==> flow/design.v <==
module axi_gpio #(
    parameter int N_GPIOS = 32,
    parameter int AXI_ADDR_WIDTH = 12,
    parameter int AXI_DATA_WIDTH = 32
)(
   input aclk,
   input aresetn, 
   input  logic [N_GPIOS-1:0] gpio_in_raw ,
   output logic [N_GPIOS-1:0] gpio_out,
   output logic irq,  
   output logic arready,
   input logic [AXI_ADDR_WIDTH-1:0] araddr,
   input logic arvalid,
   output logic [AXI_DATA_WIDTH-1:0] rdata,
   output logic [1:0] rresp,
   output logic rvalid,
   input logic rready,
   input logic wvalid,
   output logic wready,
   input logic [AXI_DATA_WIDTH-1:0] wdata,
   input logic [AXI_DATA_WIDTH/8-1:0] wstrb,
   input logic bready,
   output logic bvalid,
   output logic [1:0] bresp,
   output logic awready,
   input logic [AXI_ADDR_WIDTH-1:0] awaddr,
   input logic awvalid
);
  localparam logic [31:0] VERSION = 32'h0001_0000;
  localparam int WORD_IDX_W = (AXI_ADDR_WIDTH >= 2) ? (AXI_ADDR_WIDTH-2) : 1;
  localparam logic [WORD_IDX_W-1:0] VERSION_WORD = 'h0B;  
  localparam logic [WORD_IDX_W-1:0] SCRATCH_WORD = 'h0C;  
  localparam logic [WORD_IDX_W-1:0] DIR_WORD       = 'h000;  
  localparam logic [WORD_IDX_W-1:0] OUT_WORD       = 'h001;  
  localparam logic [WORD_IDX_W-1:0] OUT_SET_WORD   = 'h002;  
  localparam logic [WORD_IDX_W-1:0] OUT_CLR_WORD   = 'h003;  
  localparam logic [WORD_IDX_W-1:0] IN_WORD        = 'h004;  
  localparam logic [WORD_IDX_W-1:0] IRQ_MASK_WORD  = 'h005;  
  localparam logic [WORD_IDX_W-1:0] IRQ_STATUS_WORD= 'h006;  
  localparam logic [WORD_IDX_W-1:0] IRQ_CLEAR_WORD = 'h007;  
  localparam logic [WORD_IDX_W-1:0] EDGE_EN_WORD   = 'h008;  
  localparam logic [WORD_IDX_W-1:0] EDGE_POL_WORD  = 'h009;  
  localparam logic [WORD_IDX_W-1:0] LVL_POL_WORD   = 'h00A;  
  localparam logic [WORD_IDX_W-1:0] DEBOUNCE_WORD  = 'h00D;  
  logic [AXI_DATA_WIDTH-1:0] scratch_q;  
  logic [N_GPIOS-1:0] dir_q, out_q;
  logic [N_GPIOS-1:0] in_meta, in_sync;  
  logic [N_GPIOS-1:0] clr_mask, clr_mask_next;
  logic [N_GPIOS-1:0] irq_mask_q, irq_status_q, edge_en_q, edge_pol_q, lvl_pol_q;
  logic [7:0]         debounce_cfg_q;             
  logic [N_GPIOS-1:0] in_db_q, in_db_d;          
  logic [AXI_ADDR_WIDTH-1:0] araddr_q;
  logic [AXI_ADDR_WIDTH-1:0] awaddr_q;
  logic [AXI_DATA_WIDTH-1:0] wdata_q;
  logic [AXI_DATA_WIDTH/8-1:0] wstrb_q;
  logic                  ar_hs;  
  assign ar_hs         = arvalid & arready;
  function automatic logic [AXI_DATA_WIDTH-1:0] apply_wstrb(
    input logic [AXI_DATA_WIDTH-1:0] cur,
    input logic [AXI_DATA_WIDTH-1:0] wdata_i,
    input logic [AXI_DATA_WIDTH/8-1:0] wstrb_i
);
logic [AXI_DATA_WIDTH-1:0] mask;
mask = { {8{wstrb_i[3]}}, {8{wstrb_i[2]}}, {8{wstrb_i[1]}}, {8{wstrb_i[0]}} };
apply_wstrb = (cur & ~mask) | (wdata_i & mask);
  endfunction
function automatic [N_GPIOS-1:0] apply_wstrb_to_gpio(
  input [N_GPIOS-1:0]            prev,
  input [AXI_DATA_WIDTH-1:0]     wdata_i,
  input [AXI_DATA_WIDTH/8-1:0]   wstrb_i
);
  logic [AXI_DATA_WIDTH-1:0] prev_ext, nxt_ext;
  prev_ext                 = '0;
  prev_ext[N_GPIOS-1:0]    = prev;
  nxt_ext                  = apply_wstrb(prev_ext, wdata_i, wstrb_i);
  apply_wstrb_to_gpio = nxt_ext[N_GPIOS-1:0];
endfunction
function automatic [N_GPIOS-1:0] w1_mask_gpio(
  input [AXI_DATA_WIDTH-1:0]     wdata_i,
  input [AXI_DATA_WIDTH/8-1:0]   wstrb_i
);
  logic [AXI_DATA_WIDTH-1:0] strobe_mask;
  logic [AXI_DATA_WIDTH-1:0] masked;
  strobe_mask = '0;
  for (int b = 0; b < AXI_DATA_WIDTH/8; b++)
    strobe_mask[8*b +: 8] = {8{wstrb_i[b]}};
    masked = wdata_i & strobe_mask;
  w1_mask_gpio = masked[N_GPIOS-1:0];
endfunction
always_ff @(posedge aclk or negedge aresetn) begin
  if (!aresetn) begin
    in_meta <= '0;
    in_sync <= '0;
  end else begin
    in_meta <= gpio_in_raw;  
    in_sync <= in_meta;      
  end
end
logic [7:0] db_cnt   [0:N_GPIOS-1];  
always_ff @(posedge aclk or negedge aresetn) begin
  if (!aresetn) begin
    for (int i=0;i<N_GPIOS;i++) begin
      db_cnt[i] <= '0;
    end
    in_db_q <= '0;
  end else begin
    if (debounce_cfg_q == 8'd0) begin
      in_db_q <= in_sync;
      for (int i=0;i<N_GPIOS;i++) db_cnt[i] <= '0;
    end else begin
      for (int i=0;i<N_GPIOS;i++) begin
        if (in_sync[i] == in_db_q[i]) begin
          db_cnt[i] <= '0;  
        end else begin
          db_cnt[i] <= db_cnt[i] + 8'd1;
          if (db_cnt[i] >= debounce_cfg_q) begin
            in_db_q[i] <= in_sync[i];  
            db_cnt[i]  <= '0;
          end
        end
      end
    end
  end
end
always_ff @(posedge aclk or negedge aresetn) begin
  if (!aresetn) in_db_d <= '0;
  else          in_db_d <= in_db_q;
end
wire [N_GPIOS-1:0] rise =  in_db_q & ~in_db_d;
wire [N_GPIOS-1:0] fall = ~in_db_q &  in_db_d;
wire [N_GPIOS-1:0] edge_evt  = ((edge_pol_q & rise) | (~edge_pol_q & fall)) & edge_en_q;
wire [N_GPIOS-1:0] level_evt = (in_db_q    ^ ~lvl_pol_q) & ~edge_en_q;
wire [N_GPIOS-1:0] new_events = edge_evt | level_evt;
always_ff @(posedge aclk or negedge aresetn) begin
  if (!aresetn) begin
    irq_status_q <= '0;
  end else begin
    irq_status_q <= (irq_status_q | new_events) & ~clr_mask;
  end
end
assign irq = |(irq_status_q & irq_mask_q);
    logic aw_hs, w_hs;
    assign aw_hs = awvalid && awready;
    assign w_hs = wvalid && wready;
    always_ff @(posedge aclk or negedge aresetn)begin
        if(!aresetn)begin
            awready <= 1'b1;
            bvalid <= 1'b0;
            bresp <= 2'b00;
            wready <= 1'b1;
            awaddr_q <= '0;
            wdata_q <= '0;
            wstrb_q <= '0;
            scratch_q <= '0;
            irq_mask_q     <= '0;
            edge_en_q      <= '0;             
            edge_pol_q     <= {N_GPIOS{1'b1}};   
            lvl_pol_q      <= {N_GPIOS{1'b1}};   
            debounce_cfg_q <= 8'd0;           
            clr_mask_next <= '0;
            dir_q <= '0;
            out_q <= '0;
        end else begin
            if(awready && awvalid)begin 
                awready <= 1'b0;     
                awaddr_q <= awaddr;  
            end
            if(wready && wvalid) begin
                wready <= 1'b0;
                wdata_q <= wdata;
                wstrb_q <= wstrb;
            end
            clr_mask_next <= '0;
            if (!bvalid && !awready && !wready)begin  
                unique case (awaddr_q[AXI_ADDR_WIDTH-1:2])
                    DIR_WORD: dir_q <= apply_wstrb_to_gpio(dir_q,wdata_q,wstrb_q);
                    OUT_WORD: out_q <= apply_wstrb_to_gpio(out_q,wdata_q,wstrb_q);
                    OUT_SET_WORD: begin  
                        out_q <= out_q | w1_mask_gpio(wdata_q, wstrb_q);
                    end
                    OUT_CLR_WORD: begin  
                        out_q <= out_q & ~w1_mask_gpio(wdata_q, wstrb_q);
                    end
                    SCRATCH_WORD: scratch_q <= apply_wstrb(scratch_q, wdata_q, wstrb_q);
                    IRQ_MASK_WORD:  irq_mask_q  <= apply_wstrb_to_gpio(irq_mask_q,  wdata_q, wstrb_q);
                    EDGE_EN_WORD:   edge_en_q   <= apply_wstrb_to_gpio(edge_en_q,   wdata_q, wstrb_q);
                    EDGE_POL_WORD:  edge_pol_q  <= apply_wstrb_to_gpio(edge_pol_q,  wdata_q, wstrb_q);
                    LVL_POL_WORD:   lvl_pol_q   <= apply_wstrb_to_gpio(lvl_pol_q,   wdata_q, wstrb_q);
                    IRQ_CLEAR_WORD: begin
                      clr_mask_next <= w1_mask_gpio(wdata_q, wstrb_q);
                    end
                     DEBOUNCE_WORD: begin
                        if (wstrb_q[0]) debounce_cfg_q <= wdata_q[7:0];
                      end
                    default: ;
                endcase       
                bvalid <= 1'b1;
                bresp <= 2'b00;  
        end
            if(bvalid && bready)begin
                bvalid <= 1'b0;
                awready <= 1'b1;
                wready <= 1'b1;
        end
        end
    end
always_ff @(posedge aclk or negedge aresetn) begin
  if (!aresetn) clr_mask <= '0;
  else          clr_mask <= clr_mask_next;
end
  always_ff @(posedge aclk or negedge aresetn)begin
    if(!aresetn) begin
        arready <= 1'b1;
        rvalid <= 1'b0;
        rdata <= '0;
        rresp <= 2'b00;  
    end
    else begin
        if(arready && arvalid) begin
            araddr_q <= araddr;
            arready <= 1'b0;
            rvalid <= 1'b1;
            unique case (araddr[AXI_ADDR_WIDTH-1:2])
                DIR_WORD:      rdata <= {{(AXI_DATA_WIDTH-N_GPIOS){1'b0}}, dir_q};  
                OUT_WORD:      rdata <= {{(AXI_DATA_WIDTH-N_GPIOS){1'b0}}, out_q};
                OUT_SET_WORD:  rdata <= {{(AXI_DATA_WIDTH-N_GPIOS){1'b0}}, out_q};  
                OUT_CLR_WORD:  rdata <= {{(AXI_DATA_WIDTH-N_GPIOS){1'b0}}, out_q};  
                IN_WORD:         rdata <= {{(AXI_DATA_WIDTH-N_GPIOS){1'b0}}, in_db_q};  
                IRQ_MASK_WORD:   rdata <= {{(AXI_DATA_WIDTH-N_GPIOS){1'b0}}, irq_mask_q};
                IRQ_STATUS_WORD: rdata <= {{(AXI_DATA_WIDTH-N_GPIOS){1'b0}}, irq_status_q};
                EDGE_EN_WORD:    rdata <= {{(AXI_DATA_WIDTH-N_GPIOS){1'b0}}, edge_en_q};
                EDGE_POL_WORD:   rdata <= {{(AXI_DATA_WIDTH-N_GPIOS){1'b0}}, edge_pol_q};
                LVL_POL_WORD:    rdata <= {{(AXI_DATA_WIDTH-N_GPIOS){1'b0}}, lvl_pol_q};
                DEBOUNCE_WORD:   rdata <= {{(AXI_DATA_WIDTH-8){1'b0}}, debounce_cfg_q};
                VERSION_WORD: rdata <= VERSION;  
                SCRATCH_WORD: rdata <= scratch_q;
                default: rdata <='0;
            endcase
            rresp <= 2'b00;
        end
        if(rvalid && rready)begin
            rvalid <= 1'b0;
            arready <= 1'b1;
        end
        end
    end
    assign gpio_out = out_q & dir_q;
endmodule
Tool chain data of axi_gpio
The steps from the RTL of axi_gpio to its reports follow in flow order.
Lines are those of the file above, counted from 1.
Operators: Yosys type, input widths -> output width; for muxes data width and select width s.
{ "setup": {"top": "axi_gpio", "clk_port": "aclk", "lib": "sky130hd", "corner": "tt_025C_1v80"} }

Word-level counts
Counts by Yosys on the flattened word-level netlist (proc, flatten, opt, wreduce). Print and check cells are left out. Cells with the same type and inputs are merged into one.
{ "word_totals": {"ff_bits": 797, "latch_bits": 0, "mem_bits_rw": 0, "romBits": 0, "clocked_rd_ports_x_width": 0, "n_memories": 0, "input_bits": 99, "out_inout_bits": 74, "wordCells": 573} }
{ "op_classes": {"addsub": 32, "multipliers": 0, "n_div": 0, "n_cmp": 32, "equal": 86, "shifts": 0, "n_mux": 206, "logic": 38, "reduce_and_logical": 92} }
{ "op_table": {"columns": ["op", "count"], "rows": [
  ["$mux 8", 96],
  ["$and 32x32->32", 18],
  ["$or 32x32->32", 11],
  ["$pmux 32 s11", 1],
  ["$not 32->32", 8],
  ["$add 8x1->8 const B", 32],
  ["$ge 8x8->1", 32],
  ["$eq 10x4->1 const B", 11],
  ["$mux 1", 106],
  ["$pmux 32 s3", 1],
  ["$reduce_and 2->1", 39],
  ["$reduce_bool 2->1", 36],
  ["$ne 2x2->1 const B", 32],
  ["$mux 32", 2],
  ["$eq 10x3->1 const B", 5],
  ["$eq 10x2->1 const B", 4],
  ["$eq 1x1->1", 32],
  ["$xor 32x32->32", 1],
  ["$reduce_or 32->1", 1],
  ["$eq 10x1->1 const B", 2],
  ["$logic_not 10->1", 2],
  ["$logic_not 8->1", 1],
  ["$logic_and 1x1->1", 7],
  ["$logic_not 1->1", 3],
  ["$reduce_and 3->1", 1],
  ["$reduce_bool 3->1", 1],
  ["$reduce_or 3->1", 1]
]} }

Depth
Longest topological path by Yosys (ltp), each cell counted once; first at word level (registers and memories cut), then after technology mapping (sequential cells cut; the memories' decode and read muxes count).
{ "logic_depth": {"word_depth": 8, "ABC_AREA": 0, "mapped_depth": 8, "depth_no_buf": 7} }

Mapped cells and area
Yosys stat after the flow's synthesis: flattened, memories mapped to cells. It holds for the ABC_AREA given above (unset counts as 0); a run with the other value may have another netlist.
{ "synth_totals": {"cell_count": 3537, "synth_area_um2": 39357.7, "sequential_area_um2": 19977.9, "ffs": 795, "buffers": 115} }
{ "by_type": {"columns": ["cell_type", "count", "area_total_um2"], "rows": [
  ["sky130_fd_sc_hd__dfrtp_1", 728, 1.82E+04],
  ["sky130_fd_sc_hd__ha_1", 288, 3.6E+03],
  ["sky130_fd_sc_hd__mux2_2", 277, 3.12E+03],
  ["sky130_fd_sc_hd__dfstp_2", 67, 1.76E+03],
  ["sky130_fd_sc_hd__xor2_1", 191, 1.67E+03],
  ["sky130_fd_sc_hd__nor2_1", 384, 1.44E+03],
  ["sky130_fd_sc_hd__and3_1", 131, 819.536],
  ["sky130_fd_sc_hd__nand3_1", 160, 800.768],
  ["sky130_fd_sc_hd__o21ai_0", 139, 695.667],
  ["sky130_fd_sc_hd__mux2i_1", 63, 630.605],
  ["sky130_fd_sc_hd__nand2_1", 138, 517.997],
  ["sky130_fd_sc_hd__xnor2_1", 59, 516.746],
  ["sky130_fd_sc_hd__a21oi_1", 102, 510.49],
  ["sky130_fd_sc_hd__nand4_1", 74, 462.944],
  ["sky130_fd_sc_hd__inv_1", 101, 379.114],
  ["sky130_fd_sc_hd__nor3_1", 71, 355.341],
  ["sky130_fd_sc_hd__a22oi_1", 42, 315.302],
  ["sky130_fd_sc_hd__a2111oi_0", 33, 289.027]
]} }
Other cell types: 44; their cells: 489.

Path before layout
Source: OpenSTA report_checks on the synthesized netlist (no wires, ideal clock, input and output delay 20% of the period each), path of least setup slack; recovery checks are left aside. Register names are those of the netlist, which keeps one name where synthesis merged equal registers.
{ "synth_timing": {"kind": "input-to-reg", "start": "input port araddr[7]", "end": "register rdata[19]", "tclk_ns": 5.0, "input_delay_ns": 1.000, "setup_time_ns": 0.082, "t_arrival_ns": 2.507, "t_required_ns": 4.918, "path_slack_ns": 2.411, "path_delay_ns": 1.589, "stages": 6, "path_buffers": 1, "synth_period_reached_ns": 2.589} }
"path_delay_ns" is the arrival time less input delay plus setup time.
"stages" counts driving pins, that of a launching flip-flop among them; a cell with two outputs on the path counts twice.
"synth_period_reached_ns" is the clock period less the worst setup slack; recovery checks do not enter. This is arithmetic on one report: input and output delays are still those of the set period (20% each).
The rows between start and end are the longest chain of elaborated cells between them; the timing report does not say that the signal goes this way. Where chains are equally long, one stands for them.
Each line given opens the expression or statement behind the cell; cells for indexed reads and writes are added by Yosys, which also makes memories of some case tables.
At most two assigning lines are given for a register; there are more.
{ "synth_between": {"path_cell_list": "sky130_fd_sc_hd__or4_4 > sky130_fd_sc_hd__or3_4 > sky130_fd_sc_hd__nor3_4 > sky130_fd_sc_hd__buf_6 > sky130_fd_sc_hd__a21oi_1 > sky130_fd_sc_hd__a31oi_1", "elab_chain_cells": 3, "cone_cells": 15, "lines_between": 1, "cone_classes": "eq/ne (12); mux (1); reduce/logical (2)"} }
{ "synth_rtl": {"columns": ["item", "line", "source"], "rows": [
  ["from (decl)", 12, "input logic [AXI_ADDR_WIDTH-1:0] araddr,"],
  ["$eq 10x2->1", 223, "unique case (araddr[AXI_ADDR_WIDTH-1:2])"],
  ["$reduce_or 3->1", null, null],
  ["$pmux 32 s11", 223, null],
  ["to (assign)", 224, "DIR_WORD:      rdata <= {{(AXI_DATA_WIDTH-N_GPIOS){1'b0}}, dir_q};"],
  ["to (assign)", 225, "OUT_WORD:      rdata <= {{(AXI_DATA_WIDTH-N_GPIOS){1'b0}}, out_q};"],
  ["to (decl)", 14, "output logic [AXI_DATA_WIDTH-1:0] rdata,"]
]} }

Path in the finished layout
Path of least setup slack in the final report of stored run 1 (OpenROAD, finished layout, wires in). Where an end is a register, its clock arrival counts in the times.
{ "layout_timing": {"kind": "reg-to-output", "start": "register irq_status_q[9]", "end": "output port irq", "tclk_ns": 3.82, "out_delay_ns": 0.76, "t_arrival_ns": 2.86, "t_required_ns": 3.06, "path_slack_ns": 0.20, "stages": 5, "path_buffers": 1} }
The rows between start and end are the longest chain of elaborated cells between them; the timing report does not say that the signal goes this way. Where chains are equally long, one stands for them.
{ "layout_between": {"path_cell_list": "sky130_fd_sc_hd__dfrtp_1 > sky130_fd_sc_hd__a22oi_1 > sky130_fd_sc_hd__nand4_1 > sky130_fd_sc_hd__or4_1 > sky130_fd_sc_hd__clkdlybuf4s50_1", "elab_chain_cells": 2, "cone_cells": 2, "lines_between": 1, "cone_classes": "logic (1); reduce/logical (1)"} }
{ "layout_rtl": {"columns": ["item", "line", "source"], "rows": [
  ["from (decl)", 49, "logic [N_GPIOS-1:0] irq_mask_q, irq_status_q, edge_en_q, edge_pol_q, lvl_pol_q;"],
  ["from (assign)", 136, "irq_status_q <= '0;"],
  ["from (assign)", 138, "irq_status_q <= (irq_status_q | new_events) & ~clr_mask;"],
  ["$and 32x32->32", 141, "assign irq = |(irq_status_q & irq_mask_q);"],
  ["$reduce_or 32->1", 141, null],
  ["to (decl)", 10, "output logic irq,"]
]} }

Data sheet: physical implementation of axi_gpio

axi_gpio through Yosys and OpenROAD on sky130hd: 4 stored runs, unordered, with their settings and measured results. The constraints put input and output delay at 20% of the set period each and load the outputs with 0.01 pF.
"worst setup path time (ns)" is the time allowed to the run's worst setup path (the clock period less input and output delay, where it has them) less its slack. Clock arrival times count: a late capture clock shortens it, a late launch clock lengthens it.
"finish__power__total" rests on the timing tool's default activity at the inputs, not on a simulated workload.

settings of stored run 1
{
  "CORE_UTILIZATION": 43,
  "period_ns": 3.82,
  "CAP_MARGIN": 20,
  "CORE_MARGIN": 2,
  "SLEW_MARGIN": 20
}
report of stored run 1
yosys chip area after synthesis (um^2): 39357.7
finish__design__die__area: 93966.8
finish__design__instance__area__stdcell: 45911.5
finish__design__instance__utilization: 0.5077
finish__timing__setup__ws: 0.199
finish__timing__setup__tns: 0.000
finish__timing__hold__ws: 0.215
finish__power__total: 2.098e-02
worst setup path time (ns): 2.86
worst setup path kind: reg-to-output

settings of stored run 2
{
  "ABC_AREA": 0,
  "CAP_MARGIN": 15,
  "CORE_MARGIN": 3,
  "CORE_UTILIZATION": 48,
  "GPL_ROUTABILITY_DRIVEN": 0,
  "HOLD_SLACK_MARGIN": 0.15,
  "PLACE_DENSITY": 0.91,
  "SETUP_SLACK_MARGIN": 0.19,
  "period_ns": 3.52,
  "SLEW_MARGIN": 20
}
report of stored run 2
yosys chip area after synthesis (um^2): 39357.7
finish__design__die__area: 85468.5
finish__design__instance__area__stdcell: 45622.5
finish__design__instance__utilization: 0.5637
finish__timing__setup__ws: 0.222
finish__timing__setup__tns: 0.000
finish__timing__hold__ws: 0.337
finish__power__total: 2.278e-02
worst setup path time (ns): 2.59
worst setup path kind: reg-to-output

settings of stored run 3
{
  "ABC_AREA": 1,
  "CELL_PAD_IN_SITES_GLOBAL_PLACEMENT": 1,
  "CORE_ASPECT_RATIO": 1.89,
  "CORE_MARGIN": 9,
  "CORE_UTILIZATION": 53,
  "CTS_CLUSTER_DIAMETER": 324,
  "CTS_CLUSTER_SIZE": 78,
  "GPL_ROUTABILITY_DRIVEN": 1,
  "GPL_TIMING_DRIVEN": 1,
  "HOLD_SLACK_MARGIN": 0.02,
  "MAX_ROUTING_LAYER": "met4",
  "SETUP_SLACK_MARGIN": 1.48,
  "SLEW_MARGIN": 10,
  "TNS_END_PERCENT": 45,
  "period_ns": 5.95,
  "CAP_MARGIN": 20
}
report of stored run 3
yosys chip area after synthesis (um^2): 40525.1
finish__design__die__area: 87248.6
finish__design__instance__area__stdcell: 43838.3
finish__design__instance__utilization: 0.5781
finish__timing__setup__ws: 1.971
finish__timing__setup__tns: 0.000
finish__timing__hold__ws: 0.234
finish__power__total: 1.085e-02
worst setup path time (ns): 2.79
worst setup path kind: reg-to-output

settings of stored run 4
{
  "CAP_MARGIN": 0,
  "CELL_PAD_IN_SITES_GLOBAL_PLACEMENT": 1,
  "CORE_UTILIZATION": 59,
  "CTS_CLUSTER_DIAMETER": 224,
  "GPL_TIMING_DRIVEN": 0,
  "MIN_ROUTING_LAYER": "met1",
  "PLACE_DENSITY": 0.67,
  "SETUP_SLACK_MARGIN": 0.63,
  "period_ns": 3.16,
  "CORE_MARGIN": 2,
  "SLEW_MARGIN": 20
}
report of stored run 4
yosys chip area after synthesis (um^2): 39357.7
finish__design__die__area: 68790.8
finish__design__instance__area__stdcell: 45960.3
finish__design__instance__utilization: 0.6978
finish__timing__setup__ws: 0.133
finish__timing__setup__tns: 0.000
finish__timing__hold__ws: 0.339
finish__power__total: 2.540e-02
worst setup path time (ns): 2.40
worst setup path kind: reg-to-output
